==> flow/design.v <==
module rsmul (
    r_r, 
    r_i, 
    s_r, 
    mul_r, 
    mul_i
);
    input signed [5:0] r_r, r_i;
    input [1:0] s_r;
    output signed [8:0] mul_r, mul_i;
    wire signed [2:0] s;
    assign s = {1'b0, s_r};
    assign mul_r = s * r_r;
    assign mul_i = s * r_i;
endmodule
module ml_demodulator(
    i_clk,
    i_reset,
    i_trig,
    i_y_hat,
    i_r,
    i_rd_rdy,
    o_rd_vld,
    o_llr,
    o_hard_bit
);
input i_clk;
input i_reset;
input i_trig;
input [159:0] i_y_hat;
input [319:0] i_r;
input i_rd_rdy;
output o_rd_vld;
output [7:0] o_llr;
output o_hard_bit;
localparam IDLE = 0;
localparam R44_S = 4'd1;
localparam R33_S = 4'd2;
localparam R34_S = 4'd3;
localparam R22_S = 4'd4;
localparam BUF = 3'd1;
localparam CAL_AB = 3'd2;
localparam OUT = 3'd3;
localparam CAL_CD = 3'd4;
localparam CAL_EF = 3'd5;
localparam CAL_GH = 3'd6;
localparam COMPARE = 3'd7;
integer i, j, k, m, n, p, q;
wire       gclk1, gclk2, gclk3; 
wire [1:0] SQRT   = 2'b1_1;  
wire [39:0] r34, r23, r24, r12, r13, r14;
wire [19:0] r44, r33, r22, r11;
wire [39:0] y4, y3, y2, y1;
reg [9:0] r34_r_r, r24_r_r, r14_r_r, r23_r_r, r13_r_r, r12_r_r, r34_i_r, r24_i_r, r14_i_r, r23_i_r, r13_i_r, r12_i_r;
wire [9:0] r34_r_w, r24_r_w, r14_r_w, r23_r_w, r13_r_w, r12_r_w, r34_i_w, r24_i_w, r14_i_w, r23_i_w, r13_i_w, r12_i_w;
reg [9:0] r44_r_r, r33_r_r, r22_r_r, r11_r_r;
wire [9:0] r44_r_w, r33_r_w, r22_r_w, r11_r_w;
reg [7:0] y1_r_r, y2_r_r, y3_r_r, y4_r_r, y1_i_r, y2_i_r, y3_i_r, y4_i_r;
reg [7:0] y1_r_w, y2_r_w, y3_r_w, y4_r_w, y1_i_w, y2_i_w, y3_i_w, y4_i_w;
wire [8:0] rsmul_o_r, rsmul_o_i;
reg [5:0] rsmul_i_r_r, rsmul_i_r_i;
reg [1:0] rsmul_i_s_r;
reg [3:0] rs_state_r, rs_state_w;
reg [1:0] rs_count_r, rs_count_w;
reg [2:0] state_r, state_w;
reg [1:0] count_r, count_w;
reg [12:0] L_tmp_r[0:3];
reg [12:0] L_tmp_w[0:3];
reg [1:0] j2_path_r[0:3];
reg [1:0] j2_path_w[0:3];
reg [1:0] j1_path_r[0:3];
reg [1:0] j1_path_w[0:3];
reg [9:0] y_tmp_r, y_tmp_i;
reg [9:0] rs1r, rs1i, rs2r, rs2i, rs3r, rs3i, rs4r, rs4i;
reg [9:0] rs_other_r, rs_other_i;
reg signed [11:0] a, b;
reg signed [11:0] c, d;
reg signed [11:0] e[0:3];
reg signed [11:0] f[0:3];
reg signed [11:0] g[0:3];
reg signed [11:0] h[0:3];
reg [11:0] cal_tmp_r, cal_tmp_i;
reg [12:0] L_tmp1;
reg [12:0] L_tmp2;
reg [12:0] L_tmp3[0:3];
reg [12:0] L_tmp4[0:3];
reg [1:0] j3_r, j3_w, j4_r, j4_w, j2_r, j2_w, j1_r, j1_w;
reg [12:0] L_min1_r[0:3];
reg [12:0] L_min1_w[0:3];
reg [12:0] min_r;
reg [12:0] min_w;
reg [12:0] min_tmp[0:6];
reg [1:0] trace_r[0:3];
reg [1:0] trace_w[0:3];
reg [1:0] trace_tmp[0:2];
reg [143:0] output_buf_r, output_buf_w;
reg [7:0] buf_count_r, buf_count_w;
reg [7:0] buf_out_r, buf_out_w;
reg       gclk_detect_w, gclk_detect_r;
assign {r44, r34, r24, r14, r33, r23, r13, r22, r12, r11} = i_r;
assign {y4, y3, y2, y1} = i_y_hat;
assign r34_i_w = (i_trig) ? r34[39:30] : r34_i_r;
assign r34_r_w = (i_trig) ? r34[19:10] : r34_r_r;
assign r24_i_w = (i_trig) ? r24[39:30] : r24_i_r;
assign r24_r_w = (i_trig) ? r24[19:10] : r24_r_r;
assign r14_i_w = (i_trig) ? r14[39:30] : r14_i_r;
assign r14_r_w = (i_trig) ? r14[19:10] : r14_r_r;
assign r23_i_w = (i_trig) ? r23[39:32] : r23_i_r;
assign r23_r_w = (i_trig) ? r23[19:10] : r23_r_r;
assign r13_i_w = (i_trig) ? r13[39:30] : r13_i_r;
assign r13_r_w = (i_trig) ? r13[19:10] : r13_r_r;
assign r12_i_w = (i_trig) ? r12[39:30] : r12_i_r;
assign r12_r_w = (i_trig) ? r12[19:10] : r12_r_r;
assign r44_r_w = (i_trig) ? r44[19:10] : r44_r_r;
assign r33_r_w = (i_trig) ? r33[19:10] : r33_r_r;
assign r22_r_w = (i_trig) ? r22[19:10] : r22_r_r;
assign r11_r_w = (i_trig) ? r11[19:10] : r11_r_r;
assign o_llr = {o_hard_bit, 6'b0, 1'b1};
assign o_hard_bit = output_buf_r[buf_out_r];
assign o_rd_vld = i_rd_rdy & (buf_count_r != buf_out_r);
rsmul rsmul0(.r_r(rsmul_i_r_r), .r_i(rsmul_i_r_i), 
            .s_r(rsmul_i_s_r),  
            .mul_r(rsmul_o_r), .mul_i(rsmul_o_i));
always @(*) begin
    rs_state_w = rs_state_r;
    rs_count_w = rs_count_r;
    y4_i_w = y4_i_r;
    y4_r_w = y4_r_r;
    y3_i_w = y3_i_r;
    y3_r_w = y3_r_r;
    y2_i_w = y2_i_r;
    y2_r_w = y2_r_r;
    y1_i_w = y1_i_r;
    y1_r_w = y1_r_r;
    gclk_detect_w = 0;
    case (rs_state_r)
        IDLE: begin
            rsmul_i_r_i = 0;
            rsmul_i_r_r = 0;
            rsmul_i_s_r = 0;
            if (i_trig) begin
                rs_state_w = R44_S;
                y4_i_w = y4[38:33];
                y4_r_w = y4[18:13];
                y3_i_w = y3[38:33];
                y3_r_w = y3[18:13];
                y2_i_w = y2[38:33];
                y2_r_w = y2[18:13];
                y1_i_w = y1[38:33];
                y1_r_w = y1[18:13];
                gclk_detect_w = 1;
            end
            else rs_state_w = IDLE;
        end
        R44_S: begin
            gclk_detect_w = 1;
            rsmul_i_r_r = y4_r_r;
            rsmul_i_r_i = y4_i_r;
            rsmul_i_s_r = SQRT;
            y4_r_w = rsmul_o_r[7:0];
            y4_i_w = rsmul_o_i[7:0];
            rs_state_w = R33_S;
        end
        R33_S: begin
            gclk_detect_w = 1;
            rsmul_i_r_r = y3_r_r;
            rsmul_i_r_i = y3_i_r;
            rsmul_i_s_r = SQRT;
            y3_r_w = rsmul_o_r[7:0];
            y3_i_w = rsmul_o_i[7:0];
            rs_state_w = R34_S;
        end
        R34_S: begin
            gclk_detect_w = 1;
            rsmul_i_r_r = y2_r_r;
            rsmul_i_r_i = y2_i_r;
            rsmul_i_s_r = SQRT;
            y2_r_w = rsmul_o_r[7:0];
            y2_i_w = rsmul_o_i[7:0];
            rs_state_w = R22_S;
        end
        R22_S: begin
            gclk_detect_w = 1;
            rsmul_i_r_r = y1_r_r;
            rsmul_i_r_i = y1_i_r;
            rsmul_i_s_r = SQRT;
            y1_r_w = rsmul_o_r[7:0];
            y1_i_w = rsmul_o_i[7:0];
            rs_state_w = IDLE;
        end
        default: begin
            rs_state_w = rs_state_r;
            rs_count_w = rs_count_r;
            rsmul_i_r_i = 0;
            rsmul_i_r_r = 0;
            rsmul_i_s_r = 0;
        end
    endcase
end
always @(*) begin
    state_w = state_r;
    count_w = count_r;
    for (j = 0; j < 4; j = j + 1) begin
        L_tmp_w[j] = L_tmp_r[j];
        L_min1_w[j] = L_min1_r[j];
        trace_w[j] = trace_r[j];
        j2_path_w[j] = j2_path_r[j];
        j1_path_w[j] = j1_path_r[j];
    end
    j1_w = j1_r;
    j2_w = j2_r;
    j3_w = j3_r;
    j4_w = j4_r;
    min_w = min_r;
    output_buf_w = output_buf_r;
    buf_count_w = buf_count_r;
    rs4i = 0;
    y_tmp_r = 0;
    y_tmp_i = 0;
    rs_other_r = 0;
    rs_other_i = 0;
    rs4r = 0;
    case (state_r)
        IDLE: begin
            if (i_trig) begin
                state_w = BUF;
                count_w = 0;
            end
            else begin
                state_w = IDLE;
            end
        end
        BUF: begin
            if (count_r < 1) begin
                count_w = count_r + 1;
            end
            else begin
                count_w = 0;
                state_w = CAL_AB;
                j1_w = 0;
                j2_w = 0;
                j3_w = 0;
                j4_w = 0;
            end
        end
        CAL_AB: begin
            state_w = CAL_CD;
            y_tmp_r = {y4_r_r, 2'b0};
            y_tmp_i = {y4_i_r, 2'b0};
            rs4r = (r44_r_r ^ {{10{j4_r[0]}}, 1'b1});
            rs4i = (r44_r_r ^ {{10{j4_r[1]}}, 1'b1});
            rs_other_r = 0;
            rs_other_i = 0;
            a = $signed(y_tmp_r) - $signed(rs4r);
            b = $signed(y_tmp_i) - $signed(rs4i);
            if (a < 0) a = ~a;  
            if (b < 0) b = ~b;  
            L_tmp1 = a + b;
            L_tmp_w[0] = L_tmp1; 
            L_tmp_w[1] = L_tmp1; 
            L_tmp_w[2] = L_tmp1; 
            L_tmp_w[3] = L_tmp1; 
        end
        CAL_CD: begin
            state_w = CAL_EF;
            y_tmp_r = {y3_r_r, 2'b0};
            y_tmp_i = {y3_i_r, 2'b0};
            rs4r = (r34_r_r ^ {11{j4_r[0]}}) + (r34_i_r ^ {11{~j4_r[1]}});
            rs4i = (r34_r_r ^ {11{j4_r[1]}}) + (r34_i_r ^ {11{j4_r[0]}});
            cal_tmp_r = $signed(y_tmp_r) - $signed(rs4r);
            cal_tmp_i = $signed(y_tmp_i) - $signed(rs4i);
            for (m = 0; m < 4; m = m + 1) begin
                rs3r = r33_r_r ^ {11{m[0]}};
                rs3i = r33_r_r ^ {11{m[1]}};
                c = $signed(cal_tmp_r) - $signed(rs3r);
                d = $signed(cal_tmp_i) - $signed(rs3i);
                rs2r = 0;
                rs2i = 0;
                if (c < 0) c = ~c;  
                if (d < 0) d = ~d;  
                L_tmp2 = c + d;
                L_tmp_w[m] = L_tmp_r[m] + L_tmp2; 
            end
        end
        CAL_EF: begin
            j2_w = j2_r + 1;
            y_tmp_r = {y2_r_r, 2'b10};
            y_tmp_i = {y2_i_r, 2'b10};
            rs2r = r22_r_r ^ {11{j2_r[0]}};
            rs2i = r22_r_r ^ {11{j2_r[1]}};
            rs4r = (r24_r_r ^ {11{j4_r[0]}}) + (r24_i_r ^ {11{~j4_r[1]}});
            rs4i = (r24_r_r ^ {11{j4_r[1]}}) + (r24_i_r ^ {11{j4_r[0]}});
            cal_tmp_r = $signed(y_tmp_r) - $signed(rs4r) - $signed(rs2r);
            cal_tmp_i = $signed(y_tmp_i) - $signed(rs4i) - $signed(rs2i);
            for (m = 0; m < 4; m = m + 1) begin  
                rs3r = {r23_r_r ^ {{9{m[0]}}, 2'b0}} + {r23_i_r[7:0] ^ {9{~m[1]}}, 2'b00} ;
                rs3i = {r23_r_r[9:1] ^ {10{m[1]}}, 1'b0} + {r23_i_r[7:1] ^ {8{m[0]}}, 3'b0};
                e[m] = $signed(cal_tmp_r) - $signed(rs3r);
                f[m] = $signed(cal_tmp_i) - $signed(rs3i);
                if (e[m] < 0) e[m] = ~e[m];  
                if (f[m] < 0) f[m] = ~f[m];  
                L_tmp3[m] = e[m] + f[m];
                if (L_tmp3[m] <= L_min1_r[m] || j2_r == 2'b0) begin
                    L_min1_w[m] = L_tmp3[m];
                    j2_path_w[m] = j2_r;
                end
            end
            if (j2_r == 2'b11) begin
                state_w = CAL_GH;
            end
        end
        CAL_GH: begin
            if (count_r == 0 && j1_r == 0) begin
                L_tmp_w[0] = L_tmp_r[0] + L_min1_r[0];
                L_tmp_w[1] = L_tmp_r[1] + L_min1_r[1];
                L_tmp_w[2] = L_tmp_r[2] + L_min1_r[2];
                L_tmp_w[3] = L_tmp_r[3] + L_min1_r[3];
            end
            y_tmp_r = {y1_r_r, 2'b0};
            y_tmp_i = {y1_i_r, 2'b0};
            rs1r = r11_r_r ^ {11{j1_r[0]}};
            rs1i = r11_r_r ^ {11{j1_r[1]}};
            rs4r = (r14_r_r ^ {11{j4_r[0]}}) + (r14_i_r ^ {11{~j4_r[1]}});
            rs4i = (r14_r_r ^ {11{j4_r[1]}}) + (r14_i_r ^ {11{j4_r[0]}});
            cal_tmp_r = $signed(y_tmp_r) - $signed(rs4r) - $signed(rs1r);
            cal_tmp_i = $signed(y_tmp_i) - $signed(rs4i) - $signed(rs1i);
            if (count_r == 0) begin
                count_w = count_r + 1;
                for (m = 0; m < 2; m = m + 1) begin  
                    rs3r = (r13_r_r ^ {11{m[0]}}) + (r13_i_r ^ {11{~m[1]}});
                    rs3i = (r13_r_r ^ {11{m[1]}}) + (r13_i_r ^ {11{m[0]}});
                    rs2r = (r12_r_r ^ {11{j2_path_r[m][0]}}) + (r12_i_r ^ {11{~j2_path_r[m][1]}});
                    rs2i = (r12_r_r ^ {11{j2_path_r[m][1]}}) + (r12_i_r ^ {11{j2_path_r[m][0]}});
                    g[m] = $signed(cal_tmp_r) - $signed(rs2r) - $signed(rs3r);
                    h[m] = $signed(cal_tmp_i) - $signed(rs2i) - $signed(rs3i);
                    if (g[m] < 0) g[m] = ~g[m];  
                    if (h[m] < 0) h[m] = ~h[m];  
                    L_tmp4[m] = g[m] + h[m];
                    if (L_tmp4[m] <= L_min1_r[m] || j1_r == 2'b0) begin
                        L_min1_w[m] = L_tmp4[m];
                        j1_path_w[m] = j1_r;
                    end
                end
            end
            else begin
                count_w = 0;
                j1_w = j1_r + 1;
                for (m = 2; m < 4; m = m + 1) begin  
                    rs3r = (r13_r_r ^ {11{m[0]}}) + (r13_i_r ^ {11{~m[1]}});
                    rs3i = (r13_r_r ^ {11{m[1]}}) + (r13_i_r ^ {11{m[0]}});
                    rs2r = (r12_r_r ^ {11{j2_path_r[m][0]}}) + (r12_i_r ^ {11{~j2_path_r[m][1]}});
                    rs2i = (r12_r_r ^ {11{j2_path_r[m][1]}}) + (r12_i_r ^ {11{j2_path_r[m][0]}});
                    g[m] = $signed(cal_tmp_r) - $signed(rs2r) - $signed(rs3r);
                    h[m] = $signed(cal_tmp_i) - $signed(rs2i) - $signed(rs3i);
                    if (g[m] < 0) g[m] = ~g[m];  
                    if (h[m] < 0) h[m] = ~h[m];  
                    L_tmp4[m] = g[m] + h[m];
                    if (L_tmp4[m] <= L_min1_r[m] || j1_r == 2'b0) begin
                        L_min1_w[m] = L_tmp4[m];
                        j1_path_w[m] = j1_r;
                    end
                end
            end
            if (j1_r == 2'b11 && count_r[0] == 1'b1) begin
                state_w = COMPARE;
            end
        end
        COMPARE: begin
            j4_w = j4_r + 1;
            min_tmp[0] = L_tmp_r[0] + L_min1_r[0];
            min_tmp[1] = L_tmp_r[1] + L_min1_r[1];
            min_tmp[2] = L_tmp_r[2] + L_min1_r[2];
            min_tmp[3] = L_tmp_r[3] + L_min1_r[3];
            if (min_tmp[0] > min_tmp[1]) begin
                min_tmp[4] = min_tmp[1];
                trace_tmp[0] = 1;
            end
            else begin
                min_tmp[4] = min_tmp[0];
                trace_tmp[0] = 0;
            end
            if (min_tmp[2] > min_tmp[3]) begin
                min_tmp[5] = min_tmp[3];
                trace_tmp[1] = 3;
            end
            else begin
                min_tmp[5] = min_tmp[2];
                trace_tmp[1] = 2;
            end
            if (min_tmp[4] > min_tmp[5]) begin
                min_tmp[6] = min_tmp[5];
                trace_tmp[2] = trace_tmp[1];
            end
            else begin
                min_tmp[6] = min_tmp[4];
                trace_tmp[2] = trace_tmp[0];
            end
            if ((min_tmp[6] < min_r) || j4_r == 2'b0) begin
                min_w = min_tmp[6];
                trace_w[0] = j1_path_w[trace_tmp[2]];
                trace_w[1] = j2_path_r[trace_tmp[2]];
                trace_w[2] = trace_tmp[2];
                trace_w[3] = j4_r;
            end
            if (j4_r == 2'b11) begin
                state_w = OUT;
            end
            else begin
                state_w = CAL_AB;
            end
        end
        OUT: begin
            output_buf_w[buf_count_r] = trace_r[0][0];
            output_buf_w[buf_count_r + 1] = trace_r[0][1];
            output_buf_w[buf_count_r + 2] = trace_r[1][0];
            output_buf_w[buf_count_r + 3] = trace_r[1][1];
            output_buf_w[buf_count_r + 4] = trace_r[2][0];
            output_buf_w[buf_count_r + 5] = trace_r[2][1];
            output_buf_w[buf_count_r + 6] = trace_r[3][0];
            output_buf_w[buf_count_r + 7] = trace_r[3][1];
            if (buf_count_r != 8'd136) buf_count_w = buf_count_r + 8;
            else buf_count_w = 0;
            state_w = IDLE;
        end
        default: state_w = IDLE;
    endcase
end
always @(*) begin
    buf_out_w = buf_out_r;
    if (i_rd_rdy) begin
        if (o_rd_vld) begin
            if (buf_out_r == 8'd143) buf_out_w = 8'd0;
            else buf_out_w = buf_out_r + 1;
        end
    end
end
always @(posedge i_clk or posedge i_reset) begin
    if (i_reset) begin
        for (j = 0; j < 4; j = j + 1) begin
            L_tmp_r[j] <= 0;
            L_min1_r[j] <= 13'b1_1111_1111_1111;
            trace_r[j] <= 0;
            j2_path_r[j] <= 0;
            j1_path_r[j] <= 0;
        end
        r34_i_r <= 0;
        r34_r_r <= 0;
        r24_i_r <= 0;
        r24_r_r <= 0;
        r14_i_r <= 0;
        r14_r_r <= 0;
        r23_i_r <= 0;
        r23_r_r <= 0;
        r13_i_r <= 0;
        r13_r_r <= 0;
        r12_i_r <= 0;
        r12_r_r <= 0;
        r44_r_r <= 0;
        r33_r_r <= 0;
        r22_r_r <= 0;
        r11_r_r <= 0;
        y4_i_r <=  0;
        y4_r_r <=  0;
        y3_i_r <=  0;
        y3_r_r <=  0;
        y2_i_r <=  0;
        y2_r_r <=  0;
        y1_i_r <=  0;
        y1_r_r <=  0;
        rs_state_r <= IDLE;
        rs_count_r <= 0;
        state_r <= IDLE;
        count_r <= 0;
        j1_r <= 0;
        j2_r <= 0;
        j3_r <= 0;
        j4_r <= 0;
        min_r <= 0;
        output_buf_r <= 0;
        buf_count_r <= 0;
        buf_out_r <= 0;
        gclk_detect_r <= 0;
    end
    else begin
        for (j = 0; j < 4; j = j + 1) begin
            L_tmp_r[j] <= L_tmp_w[j];
            L_min1_r[j] <= L_min1_w[j];
            trace_r[j] <= trace_w[j];
            j2_path_r[j] <= j2_path_w[j];
            j1_path_r[j] <= j1_path_w[j];
        end
        r34_i_r <= r34_i_w;
        r34_r_r <= r34_r_w;
        r24_i_r <= r24_i_w;
        r24_r_r <= r24_r_w;
        r14_i_r <= r14_i_w;
        r14_r_r <= r14_r_w;
        r23_i_r <= r23_i_w;
        r23_r_r <= r23_r_w;
        r13_i_r <= r13_i_w;
        r13_r_r <= r13_r_w;
        r12_i_r <= r12_i_w;
        r12_r_r <= r12_r_w;
        r44_r_r <= r44_r_w;
        r33_r_r <= r33_r_w;
        r22_r_r <= r22_r_w;
        r11_r_r <= r11_r_w;
        y4_i_r <=  y4_i_w;
        y4_r_r <=  y4_r_w;
        y3_i_r <=  y3_i_w;
        y3_r_r <=  y3_r_w;
        y2_i_r <=  y2_i_w;
        y2_r_r <=  y2_r_w;
        y1_i_r <=  y1_i_w;
        y1_r_r <=  y1_r_w;
        rs_state_r <= rs_state_w;
        rs_count_r <= rs_count_w;
        state_r <= state_w;
        count_r <= count_w;
        j1_r <= j1_w;
        j2_r <= j2_w;
        j3_r <= j3_w;
        j4_r <= j4_w;
        min_r <= min_w;
        output_buf_r <= output_buf_w;
        buf_count_r <= buf_count_w;
        buf_out_r <= buf_out_w;
        gclk_detect_r <= gclk_detect_w;
    end
end
endmodule
Appendix: tool output

Step by step through the tools: ml_demodulator:

Tool output for the design above before and after an edit, in the order of the flow.
"original" refers to lines of the RTL above, "edited" to lines of the edited file.
"difference": "edited" minus "original" as printed here.
Library cell names are shortened.
Not given: n/a

* top: ml_demodulator
* clock input: i_clk
* standard-cell library: sky130hd
* library corner: tt_025C_1v80

Edit of the RTL:

Unified diff, file above to edited file.
The edited RTL no longer does the same as the RTL above: the edit was made by script, with no optimisation intended.

```diff
@@ -290,5 +290,5 @@
             rs2i = r22_r_r ^ {11{j2_r[1]}};
             rs4r = (r24_r_r ^ {11{j4_r[0]}}) + (r24_i_r ^ {11{~j4_r[1]}});
-            rs4i = (r24_r_r ^ {11{j4_r[1]}}) + (r24_i_r ^ {11{j4_r[0]}});
+            rs4i = (r24_r_r & {11{j4_r[1]}}) + (r24_i_r ^ {11{j4_r[0]}});
             cal_tmp_r = $signed(y_tmp_r) - $signed(rs4r) - $signed(rs2r);
             cal_tmp_i = $signed(y_tmp_i) - $signed(rs4i) - $signed(rs2i);
```

Elaborated design:

Counts by Yosys on the flattened word-level netlist (proc, flatten, opt, wreduce). Print and check cells are left out.

Bit counts
* bits in registers: original 538, edited 538, difference 0
* bits in latches: original 0, edited 0, difference 0
* bits in writable memories: original 0, edited 0, difference 0
* memory bits (read-only): original 0, edited 0, difference 0
* word width x clocked read ports: original 0, edited 0, difference 0
* memory cells: original 0, edited 0, difference 0
* bits of input ports: original 484, edited 484, difference 0
* output and inout port bits: original 10, edited 10, difference 0
* elaborated cells: original 541, edited 541, difference 0

Operators by class
* add/sub/neg operators: original 108, edited 108, difference 0
* multiply operators: original 2, edited 2, difference 0
* div/mod/pow operators: original 0, edited 0, difference 0
* magnitude comparators: original 35, edited 35, difference 0
* equality and inequality tests: original 37, edited 37, difference 0
* shift operators: original 17, edited 17, difference 0
* muxes and demuxes: original 128, edited 128, difference 0
* bitwise operators: original 102, edited 102, difference 0
* reductions and logical operators: original 58, edited 58, difference 0

Operator list
* XOR 10 bit: original 34, edited 33, difference -1
* AND 10 bit: original 0, edited 1, difference +1
* two-way mux 2 bit: original 35, edited 35, difference 0
* adder 10 bit: original 26, edited 26, difference 0
* two-way mux 12 bit: original 26, edited 26, difference 0
* subtractor 12 x 10 -> 12 bit: original 24, edited 24, difference 0
* two-way mux 13 bit: original 21, edited 21, difference 0
* less-than comparator 12 x 1 -> 1 bit with constant B: original 20, edited 20, difference 0
* NOT 12 bit: original 20, edited 20, difference 0
* inequality test 2 bit with constant B: original 17, edited 17, difference 0
* NOT 1 bit: original 14, edited 14, difference 0
* AND reduction 2 bit: original 14, edited 14, difference 0
* adder 12 x 12 -> 13 bit: original 13, edited 13, difference 0
* two-way mux 8 bit: original 11, edited 11, difference 0
* logical OR 1 bit: original 9, edited 9, difference 0
* adder 13 bit: original 8, edited 8, difference 0
* AND 144 bit: original 8, edited 8, difference 0
* <= comparator 13 bit: original 8, edited 8, difference 0
* NOT 144 bit: original 8, edited 8, difference 0
* OR 144 bit: original 8, edited 8, difference 0
* parallel mux 8 bit (select 2 bit): original 8, edited 8, difference 0
* subtractor 10 x 10 -> 11 bit: original 8, edited 8, difference 0
* subtractor 11 x 10 -> 12 bit: original 8, edited 8, difference 0
* negation 9 -> 33 bit: original 7, edited 7, difference 0
* variable shift 1 x 33 -> 144 bit: original 7, edited 7, difference 0
* variable shift 1 x 33 -> 144 bit with constant A: original 7, edited 7, difference 0
* AND reduction 3 bit: original 6, edited 6, difference 0
* equality test 2 bit with constant B: original 5, edited 5, difference 0

Not every row of either side is listed.

Longest topological paths:

Depth = most cells in a row (Yosys ltp): at word level without a register or memory, in the mapped netlist without a sequential cell, where the memories' decode and read muxes count.

Depth
* depth in word-level cells: original 20, edited 20, difference 0
* ABC_AREA: original 0, edited 0
* gate-level depth with buffers: original 49, edited 50, difference +1
* mapped depth without buffers: original 45, edited 45, difference 0

Netlist:

Source: synth_stat.txt of the flow (Yosys; design flattened, memories mapped). It holds for the ABC_AREA given above (unset counts as 0); a run with the other value may have another netlist.

Cells by type
* nor2_1: original 319, edited 362, difference +43
* nand2b_1: original 50, edited 22, difference -28
* o21ai_0: original 469, edited 443, difference -26
* o21ai_1: original 2, edited 23, difference +21
* mux2i_1: original 153, edited 134, difference -19
* mux2_2: original 171, edited 154, difference -17
* nand2_1: original 490, edited 506, difference +16
* inv_1: original 740, edited 725, difference -15
* a22o_1: original 32, edited 46, difference +14
* a211oi_1: original 19, edited 33, difference +14
* nor3_1: original 102, edited 115, difference +13
* a21boi_0: original 14, edited 3, difference -11
* a31oi_1: original 35, edited 44, difference +9
* or3_1: original 23, edited 32, difference +9
* xor2_1: original 407, edited 414, difference +7
* o41ai_1: original 19, edited 26, difference +7
* a2111oi_0: original 14, edited 7, difference -7
* nor2b_1: original 82, edited 76, difference -6

Not every row of either side is listed.

Mapped netlist
* mapped cells: original 7066, edited 7110, difference +44
* synthesis area (um^2): original 63601.0, edited 63627.3, difference +26.3
* sequential area (um^2): original 13605.5, edited 13605.5, difference 0.0
* flip-flops: original 541, edited 541, difference 0

The figures by module come from a second, unflattened synthesis with its own total; it is not the netlist above.

Second synthesis, totals
* cell total of the unflattened synthesis: original 7274, edited 7100, difference -174
* area total of the unflattened synthesis (um^2): original 65477.8, edited 63957.6, difference -1520.2

Each row is one instance without its submodules.

Modules, original
* ml_demodulator: instances 1, cells 7165, area 64649.5 um^2, sequential area 13605.5 um^2
* rsmul: instances 1, cells 109, area 828.3 um^2, sequential area 0.0 um^2

Modules, edited
* ml_demodulator: instances 1, cells 6991, area 63129.3 um^2, sequential area 13605.5 um^2
* rsmul: instances 1, cells 109, area 828.3 um^2, sequential area 0.0 um^2

Path before layout:

Path of least setup slack by OpenSTA after synthesis, without wires, with an ideal clock, recovery checks aside; 20% of the period is set as input and as output delay. Where synthesis merged equal registers, the netlist keeps one of their names.

Timing path after synthesis
* kind: original register to register, edited register to register
* start point: original register j4_r[1], edited register j4_r[1]
* end point: original register j2_path_r[2][0], edited register L_min1_r[2][10]
* period (ps): original 11000, edited 11000, difference 0
* setup time (ps): original 125, edited 76, difference -49
* time at the first pin (ps): original 0, edited 0, difference 0
* arrival time (ps): original 10156, edited 10204, difference +48
* setup slack (ps): original 719, edited 720, difference +1
* delay of the path (ps): original 10281, edited 10280, difference -1
* driving pins on the path: original 48, edited 45, difference -3
* buffers on the path: original 4, edited 5, difference +1
* period reached after synthesis (ps): original 10281, edited 10280, difference -1

"delay of the path" is the arrival time less input delay plus setup time.
"driving pins on the path": output pins that drive a net of the path, with the launching flip-flop's if there is one; two outputs of one cell count as two.
"period reached after synthesis" = period - worst setup slack (recovery checks aside). The figure is calculated, with input and output delays left at 20% of the set period.
Between the ends stands the longest chain of elaborated cells between them, by number of cells; it is not shown to be the way that was timed. Of several equally long chains one is given.
A line is the first line of the expression or statement that the cell stems from. Yosys adds cells for indexed reads and writes and turns some case tables into memories.

Between the ends, after synthesis, original:
* path through: dfrtp_1 -> clkbuf_1 -> buf_1 -> buf_1 -> xnor2_1 -> ha_1 -> inv_1 -> fa_1 -> inv_1 -> a21oi_1 -> o21ai_0 -> a21oi_1 -> o21bai_1 -> a21o_1 -> a21oi_1 -> xor2_1 -> fa_1 -> ha_1 -> [... 12 more ...] -> inv_1 -> fa_1 -> nor2b_1 -> o21ai_0 -> a21boi_0 -> o21ai_0 -> nor2b_1 -> xnor2_1 -> ha_1 -> a21o_1 -> a21o_1 -> a21oi_1 -> o21ai_0 -> a21oi_1 -> nor2b_1 -> o31ai_1 -> nor2b_1 -> mux2_2
* length of the longest elaborated chain: 13

Ends and longest elaborated chain, after synthesis, original
* start, declared: RTL line 87 `reg [1:0] j3_r, j3_w, j4_r, j4_w, j2_r, j2_w, j1_r, j1_w;`
* start, assigned: RTL line 477 `j4_r <= 0;`
* start, assigned: RTL line 523 `j4_r <= j4_w;`
* NOT 1 bit: RTL line 291 `rs4r = (r24_r_r ^ {11{j4_r[0]}}) + (r24_i_r ^ {11{~j4_r[1]}});`
* XOR 10 bit: RTL line 291
* adder 10 bit: RTL line 291
* subtractor 10 x 10 -> 11 bit: RTL line 293 `cal_tmp_r = $signed(y_tmp_r) - $signed(rs4r) - $signed(rs2r);`
* subtractor 11 x 10 -> 12 bit: RTL line 293
* subtractor 12 x 10 -> 12 bit: RTL line 298 `e[m] = $signed(cal_tmp_r) - $signed(rs3r);`
* less-than comparator 12 x 1 -> 1 bit: RTL line 300 `if (e[m] < 0) e[m] = ~e[m];`
* two-way mux 12 bit: RTL line 300
* adder 12 x 12 -> 13 bit: RTL line 302 `L_tmp3[m] = e[m] + f[m];`
* <= comparator 13 bit: RTL line 303 `if (L_tmp3[m] <= L_min1_r[m] || j2_r == 2'b0) begin`
* logical OR 1 bit: RTL line 303
* two-way mux 2 bit: RTL line 303
* two-way mux 2 bit: RTL line 223 `case (state_r)`
* end, assigned: RTL line 443 `j2_path_r[j] <= 0;`
* end, assigned: RTL line 489 `j2_path_r[j] <= j2_path_w[j];`
* end, declared: RTL line 69 `reg [1:0] j2_path_r[0:3];`

Between the ends, after synthesis, edited:
* path through: dfrtp_1 -> clkbuf_1 -> clkbuf_1 -> buf_1 -> xnor2_1 -> ha_1 -> fa_1 -> a21oi_1 -> nor2_1 -> nor2_1 -> o21bai_1 -> a21oi_1 -> xnor2_1 -> fa_1 -> inv_1 -> ha_1 -> nand2_1 -> o21ai_0 -> [... 9 more ...] -> buf_4 -> xnor2_1 -> ha_1 -> a21o_1 -> a21oi_1 -> nor2b_1 -> o21a_1 -> or4_1 -> a41oi_1 -> o21ai_0 -> ha_1 -> nand4_1 -> or3_1 -> a31oi_1 -> nand2_1 -> nor2_1 -> clkbuf_1 -> mux2i_1
* length of the longest elaborated chain: 15

Ends and longest elaborated chain, after synthesis, edited
* start, declared: RTL line 87 `reg [1:0] j3_r, j3_w, j4_r, j4_w, j2_r, j2_w, j1_r, j1_w;`
* start, assigned: RTL line 477 `j4_r <= 0;`
* start, assigned: RTL line 523 `j4_r <= j4_w;`
* NOT 1 bit: RTL line 323 `rs4r = (r14_r_r ^ {11{j4_r[0]}}) + (r14_i_r ^ {11{~j4_r[1]}});`
* XOR 10 bit: RTL line 323
* adder 10 bit: RTL line 323
* subtractor 10 x 10 -> 11 bit: RTL line 325 `cal_tmp_r = $signed(y_tmp_r) - $signed(rs4r) - $signed(rs1r);`
* subtractor 11 x 10 -> 12 bit: RTL line 325
* subtractor 12 x 10 -> 12 bit x2: RTL line 353 `g[m] = $signed(cal_tmp_r) - $signed(rs2r) - $signed(rs3r);`
* less-than comparator 12 x 1 -> 1 bit: RTL line 355 `if (g[m] < 0) g[m] = ~g[m];`
* two-way mux 12 bit: RTL line 355
* adder 12 x 12 -> 13 bit: RTL line 357 `L_tmp4[m] = g[m] + h[m];`
* <= comparator 13 bit: RTL line 358 `if (L_tmp4[m] <= L_min1_r[m] || j1_r == 2'b0) begin`
* logical OR 1 bit: RTL line 358
* two-way mux 13 bit: RTL line 358
* two-way mux 13 bit: RTL line 327 `if (count_r == 0) begin`
* parallel mux 13 bit (select 2 bit): RTL line 223 `case (state_r)`
* end, assigned: RTL line 441 `L_min1_r[j] <= 13'b1_1111_1111_1111;`
* end, assigned: RTL line 487 `L_min1_r[j] <= L_min1_w[j];`
* end, declared: RTL line 88 `reg [12:0] L_min1_r[0:3];`

Worst path after layout:

From the final timing report of each run of pair A: the path of least setup slack in the routed layout; clock arrival at registers is part of the times.
The report prints the path's times to 10 ps; the period is as set.

Timing path after layout
* kind: original register to register, edited register to register
* start point: original register j4_r[0], edited register j4_r[1]
* end point: original register j2_path_r[1][1], edited register L_min1_r[2][7]
* period (ps): original 11000, edited 11000, difference 0
* setup time (ps): original 120, edited 70, difference -50
* time at the first pin (ps): original 660, edited 660, difference 0
* arrival time (ps): original 11040, edited 10920, difference -120
* setup slack (ps): original 530, edited 650, difference +120
* driving pins on the path: original 45, edited 42, difference -3
* buffers on the path: original 2, edited 2, difference 0

Between the ends stands the longest chain of elaborated cells between them, by number of cells; it is not shown to be the way that was timed. Of several equally long chains one is given.

Between the ends, after layout, original:
* path through: dfrtp_4 -> xor2_1 -> ha_1 -> inv_1 -> fa_1 -> inv_1 -> a21oi_1 -> o21ai_0 -> a21oi_1 -> o21bai_1 -> a21o_1 -> a21oi_1 -> xor2_1 -> fa_1 -> ha_1 -> ha_1 -> or4_1 -> nand2_1 -> [... 9 more ...] -> ha_1 -> inv_1 -> fa_1 -> nor2b_1 -> o21ai_0 -> a21boi_0 -> o21ai_0 -> a21oi_1 -> a31oi_1 -> xnor2_1 -> ha_1 -> o21a_1 -> o22ai_1 -> or4_1 -> a21oi_1 -> buf_4 -> nor2_2 -> mux2_2
* length of the longest elaborated chain: 12

Ends and longest elaborated chain, after layout, original
* start, declared: RTL line 87 `reg [1:0] j3_r, j3_w, j4_r, j4_w, j2_r, j2_w, j1_r, j1_w;`
* start, assigned: RTL line 477 `j4_r <= 0;`
* start, assigned: RTL line 523 `j4_r <= j4_w;`
* XOR 10 bit: RTL line 291 `rs4r = (r24_r_r ^ {11{j4_r[0]}}) + (r24_i_r ^ {11{~j4_r[1]}});`
* adder 10 bit: RTL line 291
* subtractor 10 x 10 -> 11 bit: RTL line 293 `cal_tmp_r = $signed(y_tmp_r) - $signed(rs4r) - $signed(rs2r);`
* subtractor 11 x 10 -> 12 bit: RTL line 293
* subtractor 12 x 10 -> 12 bit: RTL line 298 `e[m] = $signed(cal_tmp_r) - $signed(rs3r);`
* less-than comparator 12 x 1 -> 1 bit: RTL line 300 `if (e[m] < 0) e[m] = ~e[m];`
* two-way mux 12 bit: RTL line 300
* adder 12 x 12 -> 13 bit: RTL line 302 `L_tmp3[m] = e[m] + f[m];`
* <= comparator 13 bit: RTL line 303 `if (L_tmp3[m] <= L_min1_r[m] || j2_r == 2'b0) begin`
* logical OR 1 bit: RTL line 303
* two-way mux 2 bit: RTL line 303
* two-way mux 2 bit: RTL line 223 `case (state_r)`
* end, assigned: RTL line 443 `j2_path_r[j] <= 0;`
* end, assigned: RTL line 489 `j2_path_r[j] <= j2_path_w[j];`
* end, declared: RTL line 69 `reg [1:0] j2_path_r[0:3];`

Between the ends, after layout, edited:
* path through: dfrtp_4 -> xor2_1 -> ha_1 -> fa_1 -> xor2_1 -> fa_1 -> inv_1 -> ha_1 -> a21o_1 -> a21oi_1 -> o21bai_1 -> a21oi_1 -> o21bai_1 -> a21oi_1 -> o21bai_1 -> a21oi_1 -> xor2_1 -> fa_1 -> [... 6 more ...] -> buf_4 -> xor2_1 -> ha_1 -> a21o_1 -> a21oi_1 -> nor2b_1 -> o21a_1 -> or4_1 -> a41oi_1 -> xnor2_1 -> ha_1 -> nand4_1 -> or3_1 -> a31oi_1 -> nand2_1 -> nor2_2 -> buf_4 -> mux2i_1
* length of the longest elaborated chain: 15

Ends and longest elaborated chain, after layout, edited
* start, declared: RTL line 87 `reg [1:0] j3_r, j3_w, j4_r, j4_w, j2_r, j2_w, j1_r, j1_w;`
* start, assigned: RTL line 477 `j4_r <= 0;`
* start, assigned: RTL line 523 `j4_r <= j4_w;`
* NOT 1 bit: RTL line 323 `rs4r = (r14_r_r ^ {11{j4_r[0]}}) + (r14_i_r ^ {11{~j4_r[1]}});`
* XOR 10 bit: RTL line 323
* adder 10 bit: RTL line 323
* subtractor 10 x 10 -> 11 bit: RTL line 325 `cal_tmp_r = $signed(y_tmp_r) - $signed(rs4r) - $signed(rs1r);`
* subtractor 11 x 10 -> 12 bit: RTL line 325
* subtractor 12 x 10 -> 12 bit x2: RTL line 353 `g[m] = $signed(cal_tmp_r) - $signed(rs2r) - $signed(rs3r);`
* less-than comparator 12 x 1 -> 1 bit: RTL line 355 `if (g[m] < 0) g[m] = ~g[m];`
* two-way mux 12 bit: RTL line 355
* adder 12 x 12 -> 13 bit: RTL line 357 `L_tmp4[m] = g[m] + h[m];`
* <= comparator 13 bit: RTL line 358 `if (L_tmp4[m] <= L_min1_r[m] || j1_r == 2'b0) begin`
* logical OR 1 bit: RTL line 358
* two-way mux 13 bit: RTL line 358
* two-way mux 13 bit: RTL line 327 `if (count_r == 0) begin`
* parallel mux 13 bit (select 2 bit): RTL line 223 `case (state_r)`
* end, assigned: RTL line 441 `L_min1_r[j] <= 13'b1_1111_1111_1111;`
* end, assigned: RTL line 487 `L_min1_r[j] <= L_min1_w[j];`
* end, declared: RTL line 88 `reg [12:0] L_min1_r[0:3];`

Flow runs:

Both versions went through the flow (Yosys, OpenROAD) with the same settings in each pair. Constraints: input delay and output delay 20% of the set period each, output load 0.01 pF.

Settings, pair A:
* CORE_UTILIZATION: 40
* PLACE_DENSITY: 0.6
* period_ns: 11.0
* CAP_MARGIN: 20
* CORE_MARGIN: 2
* SLEW_MARGIN: 20

Measured results, pair A
* synthesized cell area (um^2): original 63601.0, edited 63627.3, difference +26.3
* die footprint (um^2): original 162208.0, edited 162276.0, difference +68.0
* utilization after routing (%): original 44.9, edited 44.6, difference -0.3
* lowest setup slack (ps): original 530, edited 654, difference +124
* post-route setup TNS (ps): original 0, edited 0, difference 0

Settings, pair B:
* CELL_PAD_IN_SITES_GLOBAL_PLACEMENT: 2
* CORE_UTILIZATION: 58
* GPL_TIMING_DRIVEN: 1
* PLACE_DENSITY: 0.85
* SETUP_SLACK_MARGIN: 2.04
* TNS_END_PERCENT: 35
* period_ns: 16.3
* CAP_MARGIN: 20
* CORE_MARGIN: 2
* SLEW_MARGIN: 20

Measured results, pair B
* synthesized cell area (um^2): original 63601.0, edited 63627.3, difference +26.3
* die footprint (um^2): original 112322.0, edited 112369.0, difference +47.0
* utilization after routing (%): original 63.8, edited 63.9, difference +0.1
* lowest setup slack (ps): original 4688, edited 3989, difference -699
* post-route setup TNS (ps): original 0, edited 0, difference 0
